==> flow/design.v <==
module clkdivider( input PCLK, input PRESERN, output wire newclk, output wire rise );
reg[1:0] counter;
always@(posedge PCLK)
begin
    if(!PRESERN)
        counter <= 2'd0;
    else
        counter <= counter + 1;
end
assign newclk = counter[1];
assign rise = (counter == 2'b01);
endmodule
module clkdivider_vgaFlash(input PCLK, input PRESERN, output wire newclk, output wire rise );
reg[19:0] counter;
always@(posedge PCLK)
begin
    if(!PRESERN)
        counter <= 20'd0;
    else
        counter <= counter + 1;
end
assign newclk = counter[19];
assign rise = (counter == 20'h7FFFF);
endmodule
module halfclk( input PCLK, input PRESERN, input en, output wire newclk, output wire rise );
reg counter;
always@(posedge PCLK)
begin
    if(!PRESERN)
        counter <= 1'b0;
    else if(en)
        counter <= counter + 1;
end
assign newclk = counter;
assign rise = en & ~counter;
endmodule
module vgacontrol(  
input PCLK, 				 
input PRESERN, 				 
input PSEL, 				 
input PENABLE, 				 
output wire PREADY, 		 
output wire PSLVERR,		 
input PWRITE,				 
input [31:0] PADDR,			 
input wire [31:0] PWDATA,	 
output reg [31:0] PRDATA,	 
output HS, 
output VS, 
output reg vga_R,
output reg vga_G,
output reg vga_B,
input SW,
input SW2,
input SW3
);
assign PSLVERR = 0;
assign PREADY = 1;
reg [31:0] player1;
reg [31:0] player2;
reg [31:0] whichplayer;
reg [31:0] winner;
wire player1_score;
wire player2_score;
wire p1_p;
wire p2_p;
wire p_u;
wire win_out;
wire pwin_out1;
wire pwin_out2;
wire player1_write = (PSEL & PENABLE & PWRITE & (PADDR[11:0] == 12'h104));
wire player2_write = (PSEL & PENABLE & PWRITE & (PADDR[11:0] == 12'h108));
wire whichplayer_write = (PSEL & PENABLE & PWRITE & (PADDR[11:0] == 12'h114));
wire winner_write = (PSEL & PENABLE & PWRITE & (PADDR[11:0] == 12'h118));
wire SWDebounce;
wire SWDebounce2;
wire SWDebounce3;
wire pwin1_out;
wire pwin2_out;
wire quarterclk, quarter_rise;
wire flashclk, flash_rise, half_flash, half_rise, quarter_flash, quarter_flash_rise;
Button_Debouncer db1(PCLK, PRESERN, SW, SWDebounce);
Button_Debouncer db2(PCLK, PRESERN, SW2, SWDebounce2);
Button_Debouncer db3(PCLK, PRESERN, SW3, SWDebounce3);
always @(posedge PCLK) 		 
begin
    if(!PRESERN)
        PRDATA <= 32'd0;
    else if(PADDR[11:0] == 12'h100)
    begin
        PRDATA[31:1] <= 31'h00000000;				 
        PRDATA[0] <= SWDebounce; 	 
    end
    else if(PADDR[11:0] == 12'h104)
    begin				
        PRDATA <= player1;
    end
    else if(PADDR[11:0] == 12'h108)
    begin				
        PRDATA <= player2;
    end
    else if(PADDR[11:0] == 12'h10C)
    begin
        PRDATA[31:1] <= 31'h00000000;				 
        PRDATA[0] <= SWDebounce2; 
    end
    else if(PADDR[11:0] == 12'h114)
    begin				 
        PRDATA <= whichplayer; 
    end
    else if(PADDR[11:0] == 12'h118)
    begin
        PRDATA[31:1] <= 31'h00000000;				 
        PRDATA[0] <= SWDebounce3; 
    end
end
always @(posedge PCLK) 		 
begin
	if(!PRESERN)
    begin
        player1 <= 32'd0;
        player2 <= 32'd0;
        whichplayer <= 32'd0;
        winner <= 32'd0;
    end
    else if(player1_write)
        player1 <= PWDATA;
	else if(player2_write)
        player2 <= PWDATA;
    else if(whichplayer_write)
        whichplayer <= PWDATA;
    else if(winner_write)
        winner <= PWDATA;
end
wire inDisplayArea;
wire [9:0] CounterX;
wire [8:0] CounterY;
hvsync_generator syncgen(.clk(PCLK), .rst(PRESERN), .en(quarter_rise), .vga_h_sync(HS), .vga_v_sync(VS), 
                            .inDisplayArea(inDisplayArea), .CounterX(CounterX), .CounterY(CounterY));
wire border = (CounterX[9:3]==0) || (CounterX[9:3]==79) || (CounterY[8:3]==0) || (CounterY[8:3]==60) || (CounterX[9:3]==40) || (CounterX[9:3]==39);
scoreDraw sd1(player1, player1_score, 32'd16, 32'd22, CounterX, CounterY, 8'd1);
scoreDraw sd2(player2, player2_score, 32'd56, 32'd22, CounterX, CounterY, 8'd1);
pscoreDraw ps1(CounterX, CounterY, 2, 2, 0, p1_p);
pscoreDraw ps2(CounterX, CounterY, 42, 2, 1, p2_p);
whichDraw wd(CounterX, CounterY, whichplayer, p_u);
pwinDraw pw1(PCLK, CounterX, CounterY, 22, 2, 1, pwin1_out);
pwinDraw pw2(PCLK, CounterX, CounterY, 22, 2, 2, pwin2_out);
winnerDraw wn(PCLK, PRESERN, flash_rise, CounterX, CounterY, 10, 40, win_out);
wire R = (winner>0) ? (win_out | ((winner == 1) ? (pwin1_out  | (~win_out&~pwin1_out&flashclk)) : (~win_out&~pwin2_out&flashclk))) : (border | player1_score | player2_score | p1_p);
wire G = (winner>0) ? (win_out | ((winner == 1) ? (~win_out&~pwin1_out&half_flash) : (~win_out&~pwin2_out&half_flash))) : (border | player1_score | player2_score | p_u);
wire B = (winner>0) ? (win_out | ((winner == 2) ? (pwin2_out  | (~win_out&~pwin2_out&quarter_flash)) : (~win_out&~pwin1_out&quarter_flash))) : (border | player1_score | player2_score | p2_p);
clkdivider cd(PCLK, PRESERN, quarterclk, quarter_rise);
clkdivider_vgaFlash cdf(PCLK, PRESERN, flashclk, flash_rise);
halfclk hc1(PCLK, PRESERN, flash_rise, half_flash, half_rise);
halfclk hc2(PCLK, PRESERN, half_rise, quarter_flash, quarter_flash_rise);
always @(posedge PCLK)
begin
  if(!PRESERN)
  begin
    vga_R <= 1'b0;
    vga_G <= 1'b0;
    vga_B <= 1'b0;
  end
  else if(quarter_rise)
  begin
    vga_R <= R & inDisplayArea;
    vga_G <= G & inDisplayArea;
    vga_B <= B & inDisplayArea;
  end
end
endmodule
module hvsync_generator(clk, rst, en, vga_h_sync, vga_v_sync, inDisplayArea, CounterX, CounterY);
input clk;
input rst;
input en;
output vga_h_sync, vga_v_sync;
output inDisplayArea;
output [9:0] CounterX;
output [8:0] CounterY;
reg [9:0] CounterX;
reg [8:0] CounterY;
wire CounterXmaxed = (CounterX==10'h2FF);
always @(posedge clk)
if(!rst)
	CounterX <= 0;
else if(en)
begin
if(CounterXmaxed)
	CounterX <= 0;
else
	CounterX <= CounterX + 1;
end
always @(posedge clk)
if(!rst)
	CounterY <= 0;
else if(en)
begin
if(CounterXmaxed) CounterY <= CounterY + 1;
end
reg	vga_HS, vga_VS;
always @(posedge clk)
if(!rst)
begin
	vga_HS <= 1'b0;
	vga_VS <= 1'b0;
end
else if(en)
begin
	vga_HS <= (CounterX[9:4]==6'h2D);  
	vga_VS <= (CounterY==500);  
end
reg inDisplayArea;
always @(posedge clk)
if(!rst)
	inDisplayArea <= 1'b0;
else if(en)
begin
if(inDisplayArea==0)
	inDisplayArea <= (CounterXmaxed) && (CounterY<480);
else
	inDisplayArea <= !(CounterX==639);
end
assign vga_h_sync = ~vga_HS;
assign vga_v_sync = ~vga_VS;
endmodule
module Button_Debouncer(
input clk,
input rst,  
input PB_in,  
output reg PB_out  
);
    reg [15:0] PB_cnt;  
    reg [1:0] sync;  
    always @(posedge clk)
        sync[1:0] <= {sync[0],~PB_in};
    wire PB_idle = (PB_out==sync[1]);  
    wire PB_cnt_max = &PB_cnt;  
    always @(posedge clk) 
    begin
        if(!rst)
        begin
            PB_cnt <= 16'd0;
            PB_out <= 1'b0;
        end
        else if(PB_idle)
            PB_cnt<= 16'd0;  
        else 
        begin
            PB_cnt<= PB_cnt + 16'd1;  
            if(PB_cnt_max)
            PB_out<= ~PB_out;  
        end
    end
endmodule
module draw(input [31:0]CounterX, input [31:0]CounterY, input [31:0]leftx, input [31:0]rightx, input [31:0]topy, input [31:0]boty, output box);  
    assign box = (((CounterX[9:3]>=leftx) && (CounterX[9:3]<(rightx))) && ((CounterY[8:3]>=topy) && (CounterY[8:3]<(boty))));
endmodule
module numbershift(input [31:0]number, output reg player_shift, input [31:0]x, input [31:0]y, input [31:0]CounterX, input [31:0]CounterY, input [7:0]scale);
    parameter S = 5; parameter C = 16; parameter O = 0; parameter R = 17; parameter E = 18; parameter P = 19; parameter Wl = 20; parameter Wr = 21; parameter N = 22;
    wire box1,box2,box3,box4,box5,box6,box7;    
    draw d1(CounterX, CounterY, x, x+(4 << scale), y, y+(1<<scale), box1);  
    draw d2(CounterX, CounterY, x, x+(4 << scale), y+(8 << scale), y+(8 << scale) + (1 << scale), box2);  
    draw d3(CounterX, CounterY, x, x+(1<<scale), y, y+(4 << scale) + (1 << scale), box3);  
    draw d4(CounterX, CounterY, x, x+(1<<scale), y+(4 << scale), y+(8 << scale) + (1 << scale), box4);  
    draw d5(CounterX, CounterY, x+(4 << scale) - (1 << scale), x+(4 << scale), y, y+(4 << scale) + (1 << scale), box5);  
    draw d6(CounterX, CounterY, x+(4 << scale) - (1 << scale), x+(4 << scale), y+(4 << scale), y+(8 << scale) + (1 << scale), box6);  
    draw d7(CounterX, CounterY, x, x+(4 << scale), y+(4 << scale), y+(4 << scale) + (1 << scale), box7);  
    always @*
    begin
        if(number == 32'd0)
            player_shift = box1 | box2 | box3 | box4 | box5 | box6;
        else if(number == 32'd1)
            player_shift = box3 | box4;
         else if(number == 32'd2)
            player_shift = box1 | box5 | box7 | box4 | box2;
         else if(number == 32'd3)
            player_shift = box1 | box5 | box7 | box6 | box2;
         else if(number == 32'd4)
            player_shift = box3 | box5 | box6 | box7;
         else if(number == 32'd5)
            player_shift = box1 | box2 | box3 | box6 | box7;        
         else if(number == 32'd6)
            player_shift = box1 | box2 | box3 | box4 | box6 | box7;        
         else if(number == 32'd7)
            player_shift = box1 | box5 | box6;        
         else if(number == 32'd8)
            player_shift = box1 | box2 | box3 | box4 | box5 | box6 | box7;        
         else if(number == 32'd9)
            player_shift = box1 | box3 | box5 | box6 | box7;
         else if(number == 32'd16)
            player_shift = box1 | box2 | box3 | box4;
         else if(number == 32'd17)
            player_shift = box1 | box3 | box4;
         else if(number == 32'd18)
            player_shift = box1 | box2 | box3 | box4 | box7;  
         else if(number == 32'd19)
            player_shift = box1 | box3 | box4 | box5 | box7;
         else if(number == 32'd20)
            player_shift = box2 | box3 | box4 | box6;
         else if(number == 32'd21)
            player_shift = box2 | box5 | box6;         
         else if(number == 32'd22)
            player_shift = box1 | box3 | box4 | box5 | box6;
         else
            player_shift = 0;
    end
endmodule
module scoreDraw(input [31:0]number, output reg player_shift, input [31:0]x, input [31:0]y, input [31:0]CounterX, input [31:0]CounterY, input [7:0]scale);
    wire player_shift1, player_shift2, player_shift3;
    numbershift n1(number, player_shift1, x, y, CounterX, CounterY, scale);
    numbershift n2(32'd1, player_shift2, x-5, y, CounterX, CounterY, scale);
    numbershift n3(number-10, player_shift3, x+5, y, CounterX, CounterY, scale);
    always @*
    begin
        if(number < 10 || number >15)
            player_shift = player_shift1;
        else
            player_shift = player_shift2 | player_shift3;
    end
endmodule
module pscoreDraw(input [31:0]CounterX, input [31:0]CounterY, input [31:0]x, input [31:0]y, input player, output player_shift);
    parameter spacing = 5;
    wire p, one_two, s, c, o, r, e;
    numbershift ns1(19, p, x, y, CounterX, CounterY, 0);  
    numbershift ns2(player+1, one_two, x+5, y, CounterX, CounterY, 0);  
    numbershift ns3(5, s, x+12, y, CounterX, CounterY, 0);  
    numbershift ns4(16, c, x+17, y, CounterX, CounterY, 0);  
    numbershift ns5(0, o, x+22, y, CounterX, CounterY, 0);  
    numbershift ns6(17, r, x+27, y, CounterX, CounterY, 0);  
    numbershift ns7(18, e, x+32, y, CounterX, CounterY, 0);  
    assign player_shift = p | one_two | s | c | o | r | e;
endmodule
module winnerDraw(input clk, input rst, input en, input [31:0]CounterX, input [31:0]CounterY, input [31:0]x, input [31:0]y, output win_out);
    wire w1, w2, i, n1, n2, e, r;
    reg tiny;
    always@(posedge clk)
    begin
        if(!rst)
            tiny <= 1'b0;
        else if(en)
            tiny <= ~tiny;
    end
    numbershift ns1(20, w1, x, y, CounterX, CounterY, 1);  
    numbershift ns2(21, w2, x+7, y, CounterX, CounterY, 1);  
    numbershift ns3(1, i, x+20, y, CounterX, CounterY, 1);  
    numbershift ns4(22, n1, x+26, y, CounterX, CounterY, 1);  
    numbershift ns5(22, n2, x+36, y, CounterX, CounterY, 1);  
    numbershift ns6(18, e, x+46, y, CounterX, CounterY, 1);  
    numbershift ns7(17, r, x+56, y, CounterX, CounterY, 1);  
    assign win_out = (w1 | w2 | i | n1 | n2 | e | r) & tiny;
endmodule
module pwinDraw(input clk, input [31:0]CounterX, input [31:0]CounterY, input [31:0]x, input [31:0]y, input [31:0]winner, output pwin_out);
    parameter spacing = 5;
    wire p, num;
    numbershift ns1(19, p, x, y, CounterX, CounterY, 2);  
    numbershift ns2(winner, num, x+24, y, CounterX, CounterY, 2);  
    assign pwin_out = (p | num);
endmodule
module whichDraw(input [31:0]CounterX, input [31:0]CounterY, input [31:0]player, output underline);
    wire box1, box2;
    draw d1(CounterX, CounterY, 2, 38, 12, 13, box1);
    draw d2(CounterX, CounterY, 43, 78, 12, 13, box2);
    assign underline = (player[0]) ? box2: box1;
endmodule
Reports on vgacontrol:

Tool output for the design above, in the order of the flow.
Lines are those of the file above, counted from 1.
Operators: Yosys type, input widths -> output width; for muxes data width and select width s.
Not given: -

* design top: vgacontrol
* clock: PCLK
* cell library: sky130hd
* library corner: tt_025C_1v80

Word level:

Source: Yosys, flattened and elaborated, memories not mapped. Widths are those after wreduce. Registers that Yosys merges into a memory's read port (data or address) are not register bits. Print and check cells do not count. Equal cells are merged and count once.

* flip-flop bits (word level): 267
* cells after elaboration: 867

* bitwise gates (word level): 291
* add/sub/neg operators: 11
* reductions and logical operators: 252
* equality and inequality tests: 85
* order comparisons: 110
* multiplexer cells: 90

Operator list (count)
* $eq 32x5->1 const B: 28
* $eq 32x3->1 const B: 16
* $eq 32x2->1 const B: 9
* $eq 32x4->1 const B: 8
* $or 1x1->1: 252
* $logic_and 1x1->1: 225
* $eq 32x1->1 const B: 5
* $mux 31: 5
* $logic_not 32->1: 4
* $ge 7x6->1 const B: 17
* $lt 7x6->1 const B: 17
* $mux 1: 84
* $eq 12x9->1 const B: 6
* $ge 7x5->1 const B: 10
* $sub 32x4->32 const B: 2
* $gt 32x4->1 const B: 2
* $lt 32x4->1 const B: 2
* $lt 7x5->1 const B: 9
* $lt 7x7->1 const B: 9
* $reduce_and 17->1: 3
* $add 16x1->16 const B: 3
* $lt 6x6->1 const B: 6
* $ge 7x7->1 const B: 5
* $gt 32x1->1 const B: 1
* $ge 6x6->1 const B: 5
* $lt 7x4->1 const B: 4
* $ge 7x4->1 const B: 3
* $not 1->1: 20

Other operator kinds: 38; their cells: 79.

Depth:

Depth = most cells in a row (Yosys ltp): at word level without a register or memory, in the mapped netlist without a sequential cell, where the memories' decode and read muxes count.

* word-level depth: 31
* ABC_AREA: 1
* mapped depth: 33
* depth with buffers taken out: 32

Synthesis result:

Yosys stat after the flow's synthesis: flattened, memories mapped to cells. It holds for the ABC_AREA given above (unset counts as 0); a run with the other value may have another netlist.

* buffers: 72
* flip-flop cells: 267
* sequential area: 0.0053451 mm^2
* synthesis area: 0.0154874 mm^2
* mapped cells: 2381

Cells by type (count)
* sky130_fd_sc_hd__dfxtp_1: 267
* sky130_fd_sc_hd__nand2_1: 390
* sky130_fd_sc_hd__nor2_1: 378
* sky130_fd_sc_hd__inv_1: 324
* sky130_fd_sc_hd__a21oi_1: 203
* sky130_fd_sc_hd__o21ai_0: 159
* sky130_fd_sc_hd__nand3_1: 107
* sky130_fd_sc_hd__a211oi_1: 68
* sky130_fd_sc_hd__nor3_1: 71
* sky130_fd_sc_hd__nand4_1: 43
* sky130_fd_sc_hd__a221oi_1: 28
* sky130_fd_sc_hd__clkbuf_1: 58
* sky130_fd_sc_hd__nor2_4: 14
* sky130_fd_sc_hd__nor4_1: 24
* sky130_fd_sc_hd__xor2_1: 17
* sky130_fd_sc_hd__nor2_2: 23
* sky130_fd_sc_hd__nand2_2: 22
* sky130_fd_sc_hd__ha_1: 10

Not listed: further types 44, cells in them 175.

Path before layout:

OpenSTA on the mapped netlist: ideal clock, no wires. The path of least setup slack (recovery checks aside). Input and output delay are each 20% of the period. Register names are those of the netlist, which keeps one name where synthesis merged equal registers.

* path type: input-to-reg
* from: input port PADDR[9]
* to: register player2[10]
* buffers on the path: 1
* external input delay: 2.000 ns
* path delay: 1.853 ns
* slack: 6.147 ns
* driving pins on the path: 8
* clock period: 10.0 ns
* setup time: 0.086 ns
* arrival time: 3.767 ns
* required time: 9.914 ns
* period reached after synthesis: 3.853 ns

"path delay" = arrival - input delay + setup time.
"driving pins on the path" counts driving pins, that of a launching flip-flop among them; a cell with two outputs on the path counts twice.
"period reached after synthesis" = period - worst setup slack (recovery checks aside). The figure is calculated, with input and output delays left at 20% of the set period.
Between the ends stands the longest chain of elaborated cells between them, by number of cells; it is not shown to be the way that was timed. Of several equally long chains one is given.
A line is the first line of the expression or statement that the cell stems from. Yosys adds cells for indexed reads and writes and turns some case tables into memories.

* cells stage by stage: sky130_fd_sc_hd__nor4_1 sky130_fd_sc_hd__inv_1 sky130_fd_sc_hd__nor2_1 sky130_fd_sc_hd__nand2_1 sky130_fd_sc_hd__nor2_1 sky130_fd_sc_hd__clkbuf_1 sky130_fd_sc_hd__nor2_1 sky130_fd_sc_hd__a211oi_1
* length of the longest elaborated chain: 4

RTL lines, path post-synthesis
* from (decl): RTL line 45 `input [31:0] PADDR,`
* $eq 12x9->1: RTL line 71 `wire player1_write = (PSEL & PENABLE & PWRITE & (PADDR[11:0] == 12'h104));`
* $and 1x1->1: RTL line 71
* $not 1->1
* $reduce_and 2->1
* to (assign): RTL line 122 `player2 <= 32'd0;`
* to (assign): RTL line 129 `player2 <= PWDATA;`
* to (decl): RTL line 60 `reg [31:0] player2;`

Worst path after layout:

Path of least setup slack in the final report of flow run B (OpenROAD, finished layout, wires in). Where an end is a register, its clock arrival counts in the times.

* path type: input-to-reg
* from: input port PADDR[8]
* to: register player2[26]
* driving pins on the path: 10
* external input delay: 1.39 ns
* clock period: 6.94 ns
* setup time: 0.16 ns
* slack: 1.95 ns
* arrival time: 5.35 ns
* buffers on the path: 2
* required time: 7.30 ns

Between the ends stands the longest chain of elaborated cells between them, by number of cells; it is not shown to be the way that was timed. Of several equally long chains one is given.

* cells stage by stage: sky130_fd_sc_hd__clkdlybuf4s50_1 sky130_fd_sc_hd__inv_1 sky130_fd_sc_hd__nor4_2 sky130_fd_sc_hd__inv_1 sky130_fd_sc_hd__nor2_1 sky130_fd_sc_hd__nand2_1 sky130_fd_sc_hd__nor2_4 sky130_fd_sc_hd__buf_4 sky130_fd_sc_hd__nor2_1 sky130_fd_sc_hd__a211oi_1
* length of the longest elaborated chain: 4

RTL lines, path post-layout
* from (decl): RTL line 45 `input [31:0] PADDR,`
* $eq 12x9->1: RTL line 71 `wire player1_write = (PSEL & PENABLE & PWRITE & (PADDR[11:0] == 12'h104));`
* $and 1x1->1: RTL line 71
* $not 1->1
* $reduce_and 2->1
* to (assign): RTL line 122 `player2 <= 32'd0;`
* to (assign): RTL line 129 `player2 <= PWDATA;`
* to (decl): RTL line 60 `reg [31:0] player2;`

# Flow runs of vgacontrol

Record of 5 stored runs of the RTL-to-layout flow on vgacontrol, platform sky130hd. The runs are unordered. Constraints: input delay and output delay 20% of the set period each, output load 0.01 pF.
By "reached clock period" is meant the clock period of the run minus its worst setup slack. This is arithmetic on one report: input and output delays are still those of the set period (20% each).
"critical path time": the worst setup path's part of the clock period (all of it between registers, 20% less for each end at a port) less its slack. A launch clock that arrives late makes it longer, a capture clock that arrives late makes it shorter.
"power consumption": no workload was simulated; the value follows from the tool's default switching activity.

### Flow run A

Settings: `ABC_AREA=1`, `CELL_PAD_IN_SITES_DETAIL_PLACEMENT=2`, `CORE_ASPECT_RATIO=1.4`, `CORE_UTILIZATION=34`, `GPL_ROUTABILITY_DRIVEN=1`, `MAX_ROUTING_LAYER=met5`, `PLACE_DENSITY=0.91`, `SETUP_SLACK_MARGIN=0.24`, `SLEW_MARGIN=40`, `TNS_END_PERCENT=15`, `period_ns=3.1`, `CAP_MARGIN=20`, `CORE_MARGIN=2`

No results, routing failed with GRT-0116.

### Flow run B

Settings: `ABC_AREA=1`, `CELL_PAD_IN_SITES_DETAIL_PLACEMENT=2`, `CORE_UTILIZATION=37`, `CTS_CLUSTER_DIAMETER=137`, `CTS_CLUSTER_SIZE=20`, `GPL_TIMING_DRIVEN=1`, `MAX_ROUTING_LAYER=met5`, `PLACE_DENSITY_LB_ADDON=0.21`, `SETUP_SLACK_MARGIN=0.45`, `TNS_END_PERCENT=35`, `period_ns=6.94`, `CAP_MARGIN=20`, `CORE_MARGIN=2`, `SLEW_MARGIN=20`

- Power consumption: 0.002708 W
- Netlist area reported by Yosys: 0.0154874 mm^2
- Standard-cell area after layout: 0.0173579 mm^2
- Worst hold slack after layout: 0.348 ns
- Utilization in the final report: 42.2 %
- Critical path time: 3.60 ns
- Type of the worst setup path: input-to-reg
- Die size: 0.0435098 mm^2
- Reached clock period: 4.990 ns
- Setup slack of the worst path: 1.950 ns
- Final setup TNS: 0.000 ns

### Flow run C

Settings: `CELL_PAD_IN_SITES_DETAIL_PLACEMENT=1`, `CORE_ASPECT_RATIO=0.75`, `CORE_MARGIN=3`, `CORE_UTILIZATION=40`, `CTS_CLUSTER_SIZE=73`, `MIN_ROUTING_LAYER=met2`, `PLACE_DENSITY_LB_ADDON=0.03`, `period_ns=10.0`, `CAP_MARGIN=20`, `SLEW_MARGIN=20`

- Final setup TNS: 0.000 ns
- Power consumption: 0.002218 W
- Setup slack of the worst path: 5.214 ns
- Utilization in the final report: 47.3 %
- Worst hold slack after layout: 0.333 ns
- Reached clock period: 4.786 ns
- Netlist area reported by Yosys: 0.0144439 mm^2
- Die size: 0.0384488 mm^2
- Standard-cell area after layout: 0.0166222 mm^2
- Critical path time: 2.79 ns
- Type of the worst setup path: input-to-reg

### Flow run D

Settings: `CORE_UTILIZATION=40`, `PLACE_DENSITY=0.6`, `SETUP_SLACK_MARGIN=0.58`, `period_ns=4.45`, `CAP_MARGIN=20`, `CORE_MARGIN=2`, `SLEW_MARGIN=20`

- Die size: 0.0376457 mm^2
- Netlist area reported by Yosys: 0.0144439 mm^2
- Reached clock period: 3.697 ns
- Power consumption: 0.004868 W
- Final setup TNS: 0.000 ns
- Utilization in the final report: 46.9 %
- Critical path time: 3.70 ns
- Type of the worst setup path: reg-to-reg
- Setup slack of the worst path: 0.753 ns
- Worst hold slack after layout: 0.327 ns
- Standard-cell area after layout: 0.016681 mm^2

### Flow run E

Settings: `CORE_UTILIZATION=40`, `PLACE_DENSITY=0.6`, `period_ns=2.59`, `CAP_MARGIN=20`, `CORE_MARGIN=2`, `SLEW_MARGIN=20`

- Power consumption: 0.008628 W
- Reached clock period: 2.915 ns
- Die size: 0.0376457 mm^2
- Netlist area reported by Yosys: 0.0144439 mm^2
- Standard-cell area after layout: 0.0197489 mm^2
- Final setup TNS: -0.916 ns
- Setup slack of the worst path: -0.325 ns
- Critical path time: 2.91 ns
- Type of the worst setup path: reg-to-reg
- Worst hold slack after layout: 0.324 ns
- Utilization in the final report: 55.5 %
